==> flow/design.v <==
`timescale 1ns / 1ps
module cordic_stage (clk, reset, X_i, Y_i, Z_i, X_O, Y_O, Z_O);
  input clk;
  input reset;
  input  signed [15:0] X_i;
  input  signed [15:0] Y_i;
  input  signed [15:0] Z_i;
  output signed [15:0] X_O;
  output signed [15:0] Y_O;
  output signed [15:0] Z_O;
wire signed [15:0] as_O_asx_w_st1, as_O_asy_w_st1, as_O_asz_w_st1; 
wire signed [15:0] X_w_st1_st2, Y_w_st1_st2, Z_w_st1_st2;
wire signed [15:0] mux_z_st1_out;
wire dff_st1_out, xor_st1;
xor xor_gate(xor_st1, Z_i[15], Z_i[14]);
mux_2to1 mux_st1(.in0(Z_i), .in1({{2{Z_i[14]}}, {Z_i[13:0]}}), .sel(xor_st1), .out(mux_z_st1_out));
dff dff_st1(.in(xor_st1), .out(dff_st1_out), .clk(clk), .reset(reset));
add_sub asx_st1(.as_in1(X_i), .as_in2(Y_i), .as_control(~(mux_z_st1_out[15])), .as_out(as_O_asx_w_st1));
reg16b  reg16bxout_st1(.reg_in(as_O_asx_w_st1), .reg_out(X_w_st1_st2), .clk(clk), .reset(reset));
add_sub asy_st1(.as_in1(Y_i), .as_in2(X_i), .as_control(mux_z_st1_out[15]), .as_out(as_O_asy_w_st1));
reg16b  reg16byout_st1(.reg_in(as_O_asy_w_st1), .reg_out(Y_w_st1_st2), .clk(clk), .reset(reset));
add_sub asz_st1(.as_in1(mux_z_st1_out), .as_in2(16'h2000), .as_control(~(mux_z_st1_out[15])), .as_out(as_O_asz_w_st1));
reg16b  reg16bzout_st1(.reg_in(as_O_asz_w_st1), .reg_out(Z_w_st1_st2), .clk(clk), .reset(reset));
wire signed [15:0] as_O_asx_w_st2, as_O_asy_w_st2, as_O_asz_w_st2, X_w_st2_st3, Y_w_st2_st3, Z_w_st2_st3;
wire dff_st2_out;
dff dff_st2(.in(dff_st1_out), .out(dff_st2_out), .clk(clk), .reset(reset));
add_sub asx_st2(.as_in1(X_w_st1_st2), .as_in2(Y_w_st1_st2 >>> 1), .as_control(~(Z_w_st1_st2[15])), .as_out(as_O_asx_w_st2));
reg16b  reg16bxout_st2(.reg_in(as_O_asx_w_st2), .reg_out(X_w_st2_st3), .clk(clk), .reset(reset));
add_sub asy_st2(.as_in1(Y_w_st1_st2), .as_in2(X_w_st1_st2 >>> 1), .as_control(Z_w_st1_st2[15]), .as_out(as_O_asy_w_st2));
reg16b  reg16byout_st2(.reg_in(as_O_asy_w_st2), .reg_out(Y_w_st2_st3), .clk(clk), .reset(reset));
add_sub asz_st2(.as_in1(Z_w_st1_st2), .as_in2(16'h12E4), .as_control(~(Z_w_st1_st2[15])), .as_out(as_O_asz_w_st2));
reg16b  reg16bzout_st2(.reg_in(as_O_asz_w_st2), .reg_out(Z_w_st2_st3), .clk(clk), .reset(reset));
wire signed [15:0] as_O_asx_w_st3, as_O_asy_w_st3, as_O_asz_w_st3, X_w_st3_st4, Y_w_st3_st4, Z_w_st3_st4;
wire dff_st3_out;
dff dff_st3(.in(dff_st2_out), .out(dff_st3_out), .clk(clk), .reset(reset));
add_sub asx_st3(.as_in1(X_w_st2_st3), .as_in2(Y_w_st2_st3 >>> 2), .as_control(~(Z_w_st2_st3[15])), .as_out(as_O_asx_w_st3));
reg16b  reg16bxout_st3(.reg_in(as_O_asx_w_st3), .reg_out(X_w_st3_st4), .clk(clk), .reset(reset));
add_sub asy_st3(.as_in1(Y_w_st2_st3), .as_in2(X_w_st2_st3 >>> 2), .as_control(Z_w_st2_st3[15]), .as_out(as_O_asy_w_st3));
reg16b  reg16byout_st3(.reg_in(as_O_asy_w_st3), .reg_out(Y_w_st3_st4), .clk(clk), .reset(reset));
add_sub asz_st3(.as_in1(Z_w_st2_st3), .as_in2(16'h09FB), .as_control(~(Z_w_st2_st3[15])), .as_out(as_O_asz_w_st3));
reg16b  reg16bzout_st3(.reg_in(as_O_asz_w_st3), .reg_out(Z_w_st3_st4), .clk(clk), .reset(reset));
wire signed [15:0] as_O_asx_w_st4, as_O_asy_w_st4, as_O_asz_w_st4, X_w_st4_st5, Y_w_st4_st5, Z_w_st4_st5;
wire dff_st4_out;
dff dff_st4(.in(dff_st3_out), .out(dff_st4_out), .clk(clk), .reset(reset));
add_sub asx_st4(.as_in1(X_w_st3_st4), .as_in2(Y_w_st3_st4 >>> 3), .as_control(~(Z_w_st3_st4[15])), .as_out(as_O_asx_w_st4));
reg16b  reg16bxout_st4(.reg_in(as_O_asx_w_st4), .reg_out(X_w_st4_st5), .clk(clk), .reset(reset));
add_sub asy_st4(.as_in1(Y_w_st3_st4), .as_in2(X_w_st3_st4 >>> 3), .as_control(Z_w_st3_st4[15]), .as_out(as_O_asy_w_st4));
reg16b  reg16byout_st4(.reg_in(as_O_asy_w_st4), .reg_out(Y_w_st4_st5), .clk(clk), .reset(reset));
add_sub asz_st4(.as_in1(Z_w_st3_st4), .as_in2(16'h0511), .as_control(~(Z_w_st3_st4[15])), .as_out(as_O_asz_w_st4));
reg16b  reg16bzout_st4(.reg_in(as_O_asz_w_st4), .reg_out(Z_w_st4_st5), .clk(clk), .reset(reset));
wire signed [15:0] as_O_asx_w_st5, as_O_asy_w_st5, as_O_asz_w_st5, X_w_st5_st6, Y_w_st5_st6, Z_w_st5_st6;
wire dff_st5_out;
dff dff_st5(.in(dff_st4_out), .out(dff_st5_out), .clk(clk), .reset(reset));
add_sub asx_st5(.as_in1(X_w_st4_st5), .as_in2(Y_w_st4_st5 >>> 4), .as_control(~(Z_w_st4_st5[15])), .as_out(as_O_asx_w_st5));
reg16b  reg16bxout_st5(.reg_in(as_O_asx_w_st5), .reg_out(X_w_st5_st6), .clk(clk), .reset(reset));
add_sub asy_st5(.as_in1(Y_w_st4_st5), .as_in2(X_w_st4_st5 >>> 4), .as_control(Z_w_st4_st5[15]), .as_out(as_O_asy_w_st5));
reg16b  reg16byout_st5(.reg_in(as_O_asy_w_st5), .reg_out(Y_w_st5_st6), .clk(clk), .reset(reset));
add_sub asz_st5(.as_in1(Z_w_st4_st5), .as_in2(16'h028B), .as_control(~(Z_w_st4_st5[15])), .as_out(as_O_asz_w_st5));
reg16b  reg16bzout_st5(.reg_in(as_O_asz_w_st5), .reg_out(Z_w_st5_st6), .clk(clk), .reset(reset));
wire signed [15:0] as_O_asx_w_st6, as_O_asy_w_st6, as_O_asz_w_st6, X_w_st6_st7, Y_w_st6_st7, Z_w_st6_st7;
wire dff_st6_out;
dff dff_st6(.in(dff_st5_out), .out(dff_st6_out), .clk(clk), .reset(reset));
add_sub asx_st6(.as_in1(X_w_st5_st6), .as_in2(Y_w_st5_st6 >>> 5), .as_control(~(Z_w_st5_st6[15])), .as_out(as_O_asx_w_st6));
reg16b  reg16bxout_st6(.reg_in(as_O_asx_w_st6), .reg_out(X_w_st6_st7), .clk(clk), .reset(reset));
add_sub asy_st6(.as_in1(Y_w_st5_st6), .as_in2(X_w_st5_st6 >>> 5), .as_control(Z_w_st5_st6[15]), .as_out(as_O_asy_w_st6));
reg16b  reg16byout_st6(.reg_in(as_O_asy_w_st6), .reg_out(Y_w_st6_st7), .clk(clk), .reset(reset));
add_sub asz_st6(.as_in1(Z_w_st5_st6), .as_in2(16'h0146), .as_control(~(Z_w_st5_st6[15])), .as_out(as_O_asz_w_st6));
reg16b  reg16bzout_st6(.reg_in(as_O_asz_w_st6), .reg_out(Z_w_st6_st7), .clk(clk), .reset(reset));
wire signed [15:0] as_O_asx_w_st7, as_O_asy_w_st7, as_O_asz_w_st7, X_w_st7_st8, Y_w_st7_st8, Z_w_st7_st8;
wire dff_st7_out;
dff dff_st7(.in(dff_st6_out), .out(dff_st7_out), .clk(clk), .reset(reset));
add_sub asx_st7(.as_in1(X_w_st6_st7), .as_in2(Y_w_st6_st7 >>> 6), .as_control(~(Z_w_st6_st7[15])), .as_out(as_O_asx_w_st7));
reg16b  reg16bxout_st7(.reg_in(as_O_asx_w_st7), .reg_out(X_w_st7_st8), .clk(clk), .reset(reset));
add_sub asy_st7(.as_in1(Y_w_st6_st7), .as_in2(X_w_st6_st7 >>> 6), .as_control(Z_w_st6_st7[15]), .as_out(as_O_asy_w_st7));
reg16b  reg16byout_st7(.reg_in(as_O_asy_w_st7), .reg_out(Y_w_st7_st8), .clk(clk), .reset(reset));
add_sub asz_st7(.as_in1(Z_w_st6_st7), .as_in2(16'h00A3), .as_control(~(Z_w_st6_st7[15])), .as_out(as_O_asz_w_st7));
reg16b  reg16bzout_st7(.reg_in(as_O_asz_w_st7), .reg_out(Z_w_st7_st8), .clk(clk), .reset(reset));
wire signed [15:0] as_O_asx_w_st8, as_O_asy_w_st8, as_O_asz_w_st8, X_w_st8_st9, Y_w_st8_st9, Z_w_st8_st9;
wire dff_st8_out;
dff dff_st8(.in(dff_st7_out), .out(dff_st8_out), .clk(clk), .reset(reset));
add_sub asx_st8(.as_in1(X_w_st7_st8), .as_in2(Y_w_st7_st8 >>> 7), .as_control(~(Z_w_st7_st8[15])), .as_out(as_O_asx_w_st8));
reg16b  reg16bxout_st8(.reg_in(as_O_asx_w_st8), .reg_out(X_w_st8_st9), .clk(clk), .reset(reset));
add_sub asy_st8(.as_in1(Y_w_st7_st8), .as_in2(X_w_st7_st8 >>> 7), .as_control(Z_w_st7_st8[15]), .as_out(as_O_asy_w_st8));
reg16b  reg16byout_st8(.reg_in(as_O_asy_w_st8), .reg_out(Y_w_st8_st9), .clk(clk), .reset(reset));
add_sub asz_st8(.as_in1(Z_w_st7_st8), .as_in2(16'h0051), .as_control(~(Z_w_st7_st8[15])), .as_out(as_O_asz_w_st8));
reg16b  reg16bzout_st8(.reg_in(as_O_asz_w_st8), .reg_out(Z_w_st8_st9), .clk(clk), .reset(reset));
wire signed [15:0] as_O_asx_w_st9, as_O_asy_w_st9, as_O_asz_w_st9, X_w_st9_st10, Y_w_st9_st10, Z_w_st9_st10;
wire dff_st9_out;
dff dff_st9(.in(dff_st8_out), .out(dff_st9_out), .clk(clk), .reset(reset));
add_sub asx_st9(.as_in1(X_w_st8_st9), .as_in2(Y_w_st8_st9 >>> 8), .as_control(~(Z_w_st8_st9[15])), .as_out(as_O_asx_w_st9));
reg16b  reg16bxout_st9(.reg_in(as_O_asx_w_st9), .reg_out(X_w_st9_st10), .clk(clk), .reset(reset));
add_sub asy_st9(.as_in1(Y_w_st8_st9), .as_in2(X_w_st8_st9 >>> 8), .as_control(Z_w_st8_st9[15]), .as_out(as_O_asy_w_st9));
reg16b  reg16byout_st9(.reg_in(as_O_asy_w_st9), .reg_out(Y_w_st9_st10), .clk(clk), .reset(reset));
add_sub asz_st9(.as_in1(Z_w_st8_st9), .as_in2(16'h0029), .as_control(~(Z_w_st8_st9[15])), .as_out(as_O_asz_w_st9));
reg16b  reg16bzout_st9(.reg_in(as_O_asz_w_st9), .reg_out(Z_w_st9_st10), .clk(clk), .reset(reset));
wire signed [15:0] as_O_asx_w_st10, as_O_asy_w_st10, as_O_asz_w_st10, X_w_st10_st11, Y_w_st10_st11, Z_w_st10_st11;
wire dff_st10_out;
dff dff_st10(.in(dff_st9_out), .out(dff_st10_out), .clk(clk), .reset(reset));
add_sub asx_st10(.as_in1(X_w_st9_st10), .as_in2(Y_w_st9_st10 >>> 9), .as_control(~(Z_w_st9_st10[15])), .as_out(as_O_asx_w_st10));
reg16b  reg16bxout_st10(.reg_in(as_O_asx_w_st10), .reg_out(X_w_st10_st11), .clk(clk), .reset(reset));
add_sub asy_st10(.as_in1(Y_w_st9_st10), .as_in2(X_w_st9_st10 >>> 9), .as_control(Z_w_st9_st10[15]), .as_out(as_O_asy_w_st10));
reg16b  reg16byout_st10(.reg_in(as_O_asy_w_st10), .reg_out(Y_w_st10_st11), .clk(clk), .reset(reset));
add_sub asz_st10(.as_in1(Z_w_st9_st10), .as_in2(16'h0014), .as_control(~(Z_w_st9_st10[15])), .as_out(as_O_asz_w_st10));
reg16b  reg16bzout_st10(.reg_in(as_O_asz_w_st10), .reg_out(Z_w_st10_st11), .clk(clk), .reset(reset));
wire signed [15:0] as_O_asx_w_st11, as_O_asy_w_st11, as_O_asz_w_st11, X_w_st11_st12, Y_w_st11_st12, Z_w_st11_st12;
wire dff_st11_out;
dff dff_st11(.in(dff_st10_out), .out(dff_st11_out), .clk(clk), .reset(reset));
add_sub asx_st11(.as_in1(X_w_st10_st11), .as_in2(Y_w_st10_st11 >>> 10), .as_control(~(Z_w_st10_st11[15])), .as_out(as_O_asx_w_st11));
reg16b  reg16bxout_st11(.reg_in(as_O_asx_w_st11), .reg_out(X_w_st11_st12), .clk(clk), .reset(reset));
add_sub asy_st11(.as_in1(Y_w_st10_st11), .as_in2(X_w_st10_st11 >>> 10), .as_control(Z_w_st10_st11[15]), .as_out(as_O_asy_w_st11));
reg16b  reg16byout_st11(.reg_in(as_O_asy_w_st11), .reg_out(Y_w_st11_st12), .clk(clk), .reset(reset));
add_sub asz_st11(.as_in1(Z_w_st10_st11), .as_in2(16'h000A), .as_control(~(Z_w_st10_st11[15])), .as_out(as_O_asz_w_st11));
reg16b  reg16bzout_st11(.reg_in(as_O_asz_w_st11), .reg_out(Z_w_st11_st12), .clk(clk), .reset(reset));
wire signed [15:0] as_O_asx_w_st12, as_O_asy_w_st12, as_O_asz_w_st12, X_w_st12_st13, Y_w_st12_st13, Z_w_st12_st13;
wire dff_st12_out;
dff dff_st12(.in(dff_st11_out), .out(dff_st12_out), .clk(clk), .reset(reset));
add_sub asx_st12(.as_in1(X_w_st11_st12), .as_in2(Y_w_st11_st12 >>> 11), .as_control(~(Z_w_st11_st12[15])), .as_out(as_O_asx_w_st12));
reg16b  reg16bxout_st12(.reg_in(as_O_asx_w_st12), .reg_out(X_w_st12_st13), .clk(clk), .reset(reset));
add_sub asy_st12(.as_in1(Y_w_st11_st12), .as_in2(X_w_st11_st12 >>> 11), .as_control(Z_w_st11_st12[15]), .as_out(as_O_asy_w_st12));
reg16b  reg16byout_st12(.reg_in(as_O_asy_w_st12), .reg_out(Y_w_st12_st13), .clk(clk), .reset(reset));
add_sub asz_st12(.as_in1(Z_w_st11_st12), .as_in2(16'h0005), .as_control(~(Z_w_st11_st12[15])), .as_out(as_O_asz_w_st12));
reg16b  reg16bzout_st12(.reg_in(as_O_asz_w_st12), .reg_out(Z_w_st12_st13), .clk(clk), .reset(reset));
wire signed [15:0] as_O_asx_w_st13, as_O_asy_w_st13, as_O_asz_w_st13, X_w_st13_st14, Y_w_st13_st14, Z_w_st13_st14;
wire dff_st13_out;
dff dff_st13(.in(dff_st12_out), .out(dff_st13_out), .clk(clk), .reset(reset));
add_sub asx_st13(.as_in1(X_w_st12_st13), .as_in2(Y_w_st12_st13 >>> 12), .as_control(~(Z_w_st12_st13[15])), .as_out(as_O_asx_w_st13));
reg16b  reg16bxout_st13(.reg_in(as_O_asx_w_st13), .reg_out(X_w_st13_st14), .clk(clk), .reset(reset));
add_sub asy_st13(.as_in1(Y_w_st12_st13), .as_in2(X_w_st12_st13 >>> 12), .as_control(Z_w_st12_st13[15]), .as_out(as_O_asy_w_st13));
reg16b  reg16byout_st13(.reg_in(as_O_asy_w_st13), .reg_out(Y_w_st13_st14), .clk(clk), .reset(reset));
add_sub asz_st13(.as_in1(Z_w_st12_st13), .as_in2(16'h0003), .as_control(~(Z_w_st12_st13[15])), .as_out(as_O_asz_w_st13));
reg16b  reg16bzout_st13(.reg_in(as_O_asz_w_st13), .reg_out(Z_w_st13_st14), .clk(clk), .reset(reset));
wire signed [15:0] as_O_asx_w_st14, as_O_asy_w_st14, as_O_asz_w_st14, X_w_st14_st15, Y_w_st14_st15, Z_w_st14_st15;
wire dff_st14_out;
dff dff_st14(.in(dff_st13_out), .out(dff_st14_out), .clk(clk), .reset(reset));
add_sub asx_st14(.as_in1(X_w_st13_st14), .as_in2(Y_w_st13_st14 >>> 13), .as_control(~(Z_w_st13_st14[15])), .as_out(as_O_asx_w_st14));
reg16b  reg16bxout_st14(.reg_in(as_O_asx_w_st14), .reg_out(X_w_st14_st15), .clk(clk), .reset(reset));
add_sub asy_st14(.as_in1(Y_w_st13_st14), .as_in2(X_w_st13_st14 >>> 13), .as_control(Z_w_st13_st14[15]), .as_out(as_O_asy_w_st14));
reg16b  reg16byout_st14(.reg_in(as_O_asy_w_st14), .reg_out(Y_w_st14_st15), .clk(clk), .reset(reset));
add_sub asz_st14(.as_in1(Z_w_st13_st14), .as_in2(16'h0001), .as_control(~(Z_w_st13_st14[15])), .as_out(as_O_asz_w_st14));
reg16b  reg16bzout_st14(.reg_in(as_O_asz_w_st14), .reg_out(Z_w_st14_st15), .clk(clk), .reset(reset));
wire signed [15:0] as_O_asx_w_st15, as_O_asy_w_st15, as_O_asz_w_st15, X_w_st15_st16, Y_w_st15_st16, Z_w_st15_st16;
wire dff_st15_out;
dff dff_st15(.in(dff_st14_out), .out(dff_st15_out), .clk(clk), .reset(reset));
add_sub asx_st15(.as_in1(X_w_st14_st15), .as_in2(Y_w_st14_st15 >>> 14), .as_control(~(Z_w_st14_st15[15])), .as_out(as_O_asx_w_st15));
reg16b  reg16bxout_st15(.reg_in(as_O_asx_w_st15), .reg_out(X_w_st15_st16), .clk(clk), .reset(reset));
add_sub asy_st15(.as_in1(Y_w_st14_st15), .as_in2(X_w_st14_st15 >>> 14), .as_control(Z_w_st14_st15[15]), .as_out(as_O_asy_w_st15));
reg16b  reg16byout_st15(.reg_in(as_O_asy_w_st15), .reg_out(Y_w_st15_st16), .clk(clk), .reset(reset));
add_sub asz_st15(.as_in1(Z_w_st14_st15), .as_in2(16'h0001), .as_control(~(Z_w_st14_st15[15])), .as_out(as_O_asz_w_st15));
reg16b  reg16bzout_st15(.reg_in(as_O_asz_w_st15), .reg_out(Z_w_st15_st16), .clk(clk), .reset(reset));
wire signed [15:0] as_O_asx_w_st16, as_O_asy_w_st16, as_O_asz_w_st16, X_w_st16_st17, Y_w_st16_st17, Z_w_st16_st17;
wire dff_st16_out;
dff dff_st16(.in(dff_st15_out), .out(dff_st16_out), .clk(clk), .reset(reset));
add_sub asx_st16(.as_in1(X_w_st15_st16), .as_in2(Y_w_st15_st16 >>> 15), .as_control(~(Z_w_st15_st16[15])), .as_out(as_O_asx_w_st16));
reg16b  reg16bxout_st16(.reg_in(as_O_asx_w_st16), .reg_out(X_w_st16_st17), .clk(clk), .reset(reset));
add_sub asy_st16(.as_in1(Y_w_st15_st16), .as_in2(X_w_st15_st16 >>> 15), .as_control(Z_w_st15_st16[15]), .as_out(as_O_asy_w_st16));
reg16b  reg16byout_st16(.reg_in(as_O_asy_w_st16), .reg_out(Y_w_st16_st17), .clk(clk), .reset(reset));
add_sub asz_st16(.as_in1(Z_w_st15_st16), .as_in2(16'h0000), .as_control(~(Z_w_st15_st16[15])), .as_out(as_O_asz_w_st16));
reg16b  reg16bzout_st16(.reg_in(as_O_asz_w_st16), .reg_out(Z_O), .clk(clk), .reset(reset));
mux_2to1 mux_x_st17(.in0(X_w_st16_st17), .in1(-X_w_st16_st17), .sel(dff_st16_out), .out(X_O));
mux_2to1 mux_y_st17(.in0(Y_w_st16_st17), .in1(-Y_w_st16_st17), .sel(dff_st16_out), .out(Y_O));
endmodule
module reg16b(reg_in, reg_out, clk, reset);
input clk, reset;
input signed [15:0] reg_in;
output reg signed [15:0] reg_out;
always @(posedge clk)
begin
    if (reset)
      reg_out <= 16'sd0;
    else
      reg_out <= reg_in;     
end
endmodule  
module add_sub(as_in1, as_in2,as_control, as_out);
input signed [15:0] as_in1, as_in2;
input as_control;
output reg signed [15:0] as_out;
always @(*)
begin
  if (as_control)
    as_out = as_in1 - as_in2;
  else
    as_out = as_in1 + as_in2;
end
endmodule
module mux_2to1(in0, in1, sel, out);
input signed [15:0] in0, in1;
input sel;
output reg signed [15:0] out;
always @(*)
begin
    if(sel)
        out = in1;
    else
        out = in0;
end
endmodule
module dff(in, out, clk, reset);
input in, clk, reset;
output reg out;
always @(posedge clk)
    begin
        if(reset)
            out <= 0;
        else
            out <= in;
    end
endmodule
## From RTL to reports: cordic_stage

The steps from the RTL of cordic_stage to its reports follow in flow order.
Line numbers count from 1 in the design file above.
Library cell names are shortened.
The mark - stands for no value.

| design | value |
|---|---|
| design top | cordic_stage |
| clock | clk |
| standard-cell library | sky130hd |
| timing corner | tt_025C_1v80 |

## Word-level counts

Yosys after proc, flatten, opt, wreduce and memory -nomap, before mapping. Enables and synchronous resets that opt folds into registers are not counted as muxes. Memory bits, and registers merged into a memory's read port (data or address), are not among the register bits. Print and check cells are not counted. Equal cells are merged and count once.

| word-level totals | value |
|---|---|
| output and inout port bits | 48 |
| cells after elaboration | 210 |
| flip-flop bits (word level) | 784 |
| input bits | 50 |

| cells by class | value |
|---|---|
| add/subtract/negate cells | 95 |
| mux-type cells | 50 |
| bitwise logic cells | 1 |

Operators with widths:

| cell | number |
|---|---|
| 2-to-1 mux 16 bit | 50 |
| adder 16 x 1 -> 16 bit | 2 |
| subtractor 16 x 1 -> 16 bit | 2 |
| adder 16 x 10 -> 16 bit | 2 |
| subtractor 16 x 10 -> 16 bit | 2 |
| adder 16 x 11 -> 16 bit | 2 |
| subtractor 16 x 11 -> 16 bit | 2 |
| adder 16 x 12 -> 16 bit | 2 |
| subtractor 16 x 12 -> 16 bit | 2 |
| adder 16 x 13 -> 16 bit | 2 |
| subtractor 16 x 13 -> 16 bit | 2 |
| adder 16 x 14 -> 16 bit | 2 |
| subtractor 16 x 14 -> 16 bit | 2 |
| adder 16 x 15 -> 16 bit | 2 |
| subtractor 16 x 15 -> 16 bit | 2 |
| subtractor 16 bit | 2 |
| adder 16 x 2 -> 16 bit | 2 |
| subtractor 16 x 2 -> 16 bit | 2 |
| adder 16 x 2 -> 16 bit with constant B | 2 |
| subtractor 16 x 2 -> 16 bit with constant B | 2 |
| adder 16 x 3 -> 16 bit | 2 |
| subtractor 16 x 3 -> 16 bit | 2 |
| adder 16 x 4 -> 16 bit | 2 |
| subtractor 16 x 4 -> 16 bit | 2 |
| adder 16 x 5 -> 16 bit | 2 |
| subtractor 16 x 5 -> 16 bit | 2 |
| adder 16 x 6 -> 16 bit | 2 |
| subtractor 16 x 6 -> 16 bit | 2 |

Other operator kinds: 35; their cells: 42.

## Logic depth

Depth = most cells in a row (Yosys ltp): at word level without a register or memory, in the mapped netlist without a sequential cell, where the memories' decode and read muxes count.

| depth | value |
|---|---|
| word-level depth | 4 |
| ABC_AREA | 0 |
| gate-level depth with buffers | 15 |
| gate-level depth less buffers | 15 |

## After synthesis

Source: synth_stat.txt of the flow (Yosys; design flattened, memories mapped). It holds for the ABC_AREA given above (unset counts as 0); a run with the other value may have another netlist.
Totals and module areas in this step are rounded.

Cell types:

| cell type | number | area in all (um2) |
|---|---|---|
| dfxtp_1 | 783 | 1.57E+04 |
| ha_1 | 773 | 9.67E+03 |
| nor2_1 | 890 | 3.34E+03 |
| xnor2_1 | 332 | 2.91E+03 |
| a21oi_1 | 512 | 2.56E+03 |
| xor2_1 | 273 | 2.39E+03 |
| a21o_1 | 214 | 1.61E+03 |
| o21ai_0 | 320 | 1.6E+03 |
| nor2b_1 | 240 | 1501.44 |
| nor3_1 | 252 | 1261.21 |
| inv_1 | 328 | 1.23E+03 |
| nand2_1 | 297 | 1.11E+03 |
| o21a_1 | 135 | 1.01E+03 |
| fa_1 | 48 | 960.922 |
| a211oi_1 | 96 | 720.691 |
| mux2_2 | 60 | 675.648 |
| nand3_1 | 132 | 660.634 |
| nand2b_1 | 104 | 650.624 |

Not listed: further types 74, cells in them 1172.

| synthesis totals | value |
|---|---|
| synthesis area | 57850 um2 |
| mapped cells | 6961 |
| mapped flip-flops | 783 |

The figures by module come from a second, unflattened synthesis with its own total; it is not the netlist above.

| unflattened totals | value |
|---|---|
| cell total of the unflattened synthesis | 8293 |
| area total of the unflattened synthesis | 71720 um2 |

Each row is one instance without its submodules.

By module:

| module | cells | area (um2) | times used |
|---|---|---|---|
| add_sub | 136 | 989.7 | 48 |
| reg16b | 33 | 464.2 | 48 |
| mux_2to1 | 18 | 249.0 | 3 |
| cordic_stage | 95 | 641.9 | 1 |
| dff | 2 | 33.8 | 16 |

## Path before layout

Source: OpenSTA report_checks on the synthesized netlist (no wires, ideal clock, input and output delay 20% of the period each), path of least setup slack; recovery checks are left aside. Register names are those of the netlist, which keeps one name where synthesis merged equal registers.

| path post-synthesis | value |
|---|---|
| kind | register to register |
| start | reg reg16bxout_st14.reg_out[15] |
| end | reg reg16byout_st15.reg_out[12] |
| library setup time | 123 ps |
| path delay | 3445 ps |
| path slack | 204 ps |
| period | 3650 ps |
| arrival | 3322 ps |
| driving pins on the path | 12 |
| buffers on the path | 0 |
| synthesis period reached | 3446 ps |

"path delay" = arrival - input delay + setup time.
"driving pins on the path" counts driving pins, that of a launching flip-flop among them; a cell with two outputs on the path counts twice.
"synthesis period reached" is the clock period less the worst setup slack; recovery checks do not enter. This is arithmetic on one report: input and output delays are still those of the set period (20% each).
The rows between start and end are the longest chain of elaborated cells between them; the timing report does not say that the signal goes this way. Where chains are equally long, one stands for them.
Each line given opens the expression or statement behind the cell; cells for indexed reads and writes are added by Yosys, which also makes memories of some case tables.

| on the way, post-synthesis | value |
|---|---|
| cell sequence | dfxtp_1 inv_1 ha_1 mux2i_1 ha_1 a21oi_1 o21bai_1 a2111oi_1 nor3_1 a2111oi_2 a21oi_1 mux2_1 |
| cells in the longest elaborated chain | 2 |
| elaborated cells on any way between the ends | 3 |
| RTL lines with such cells | 3 |

Ends and longest elaborated chain, post-synthesis:

| what | line | RTL |
|---|---|---|
| start, declared | 165 | `output reg signed [15:0] reg_out;` |
| start, assigned | 169 | `reg_out <= 16'sd0;` |
| start, assigned | 171 | `reg_out <= reg_in;` |
| adder 16 x 2 -> 16 bit | 183 | `as_out = as_in1 + as_in2;` |
| 2-to-1 mux 16 bit | 180 | `if (as_control)` |
| end, assigned | 169 |  |
| end, assigned | 171 |  |
| end, declared | 165 |  |

## Timing after layout

Path of least setup slack in the final report of run 1 (OpenROAD, finished layout, wires in). Where an end is a register, its clock arrival counts in the times.
The report prints the path's times to 10 ps; the period is as set.

| path post-layout | value |
|---|---|
| kind | register to register |
| start | reg reg16bxout_st6.reg_out[9] |
| end | reg reg16byout_st7.reg_out[15] |
| library setup time | 70 ps |
| driving pins on the path | 11 |
| buffers on the path | 0 |
| path slack | -550 ps |
| period | 2510 ps |
| arrival | 3690 ps |

The rows between start and end are the longest chain of elaborated cells between them; the timing report does not say that the signal goes this way. Where chains are equally long, one stands for them.

| on the way, post-layout | value |
|---|---|
| cell sequence | dfxtp_2 or4_4 o41ai_2 xor2_1 ha_1 and3_4 and3_4 a21o_1 o31a_1 or3_1 a21oi_2 |
| cells in the longest elaborated chain | 2 |
| elaborated cells on any way between the ends | 3 |
| RTL lines with such cells | 3 |

Ends and longest elaborated chain, post-layout:

| what | line | RTL |
|---|---|---|
| start, declared | 165 | `output reg signed [15:0] reg_out;` |
| start, assigned | 169 | `reg_out <= 16'sd0;` |
| start, assigned | 171 | `reg_out <= reg_in;` |
| adder 16 x 10 -> 16 bit | 183 | `as_out = as_in1 + as_in2;` |
| 2-to-1 mux 16 bit | 180 | `if (as_control)` |
| end, assigned | 169 |  |
| end, assigned | 171 |  |
| end, declared | 165 |  |

# Flow runs of cordic_stage

Top module cordic_stage; platform sky130hd; tools Yosys and OpenROAD; 3 stored runs in no particular order. Input and output delays are each 20% of the period that was set; the output load is 0.01 pF.
By "allowed time less slack (worst setup path)" is meant the share of the clock period that the worst setup path is allowed (20% is reserved at inputs, 20% at outputs), minus its slack. Clock arrival times at its registers enter into it.
"allowed time less slack (worst setup path)" is given in steps of 10 ps.
The measured numbers are rounded.
A setting shown as . is not set for that run.

| run name | period_ns | CAP_MARGIN | CORE_MARGIN | CORE_UTILIZATION | SLEW_MARGIN | CELL_PAD_IN_SITES_GLOBAL_PLACEMENT | CTS_CLUSTER_SIZE | GPL_ROUTABILITY_DRIVEN | SETUP_SLACK_MARGIN | GPL_TIMING_DRIVEN | MAX_ROUTING_LAYER | MIN_ROUTING_LAYER | PLACE_DENSITY_LB_ADDON | utilization after routing (%) | allowed time less slack (worst setup path) (ps) | critical path kind | total negative setup slack (ps) | area inside the die boundary (um2) | synthesis area (um2) | smallest setup slack (ps) | worst hold slack after layout (ps) |
|---|---|---|---|---|---|---|---|---|---|---|---|---|---|---|---|---|---|---|---|---|---|
| run 1 | 2.51 | 20 | 2 | 40 | 20 | . | . | . | . | . | . | . | . | 62.8 | 3060 | register to register | -45190 | 147700 | 57850 | -552 | 148 |
| run 2 | 4.47 | 20 | 2 | 19 | 20 | 2 | 96 | 0 | 1.05 | . | . | . | . | 22.6 | 2720 | register to output | 0 | 308900 | 57850 | 859 | 444 |
| run 3 | 3.36 | 5 | 2 | 15 | 0 | 3 | 43 | 0 | . | 1 | met4 | met2 | 0.01 | 20.2 | 3410 | register to register | -48 | 390700 | 57850 | -48 | 262 |
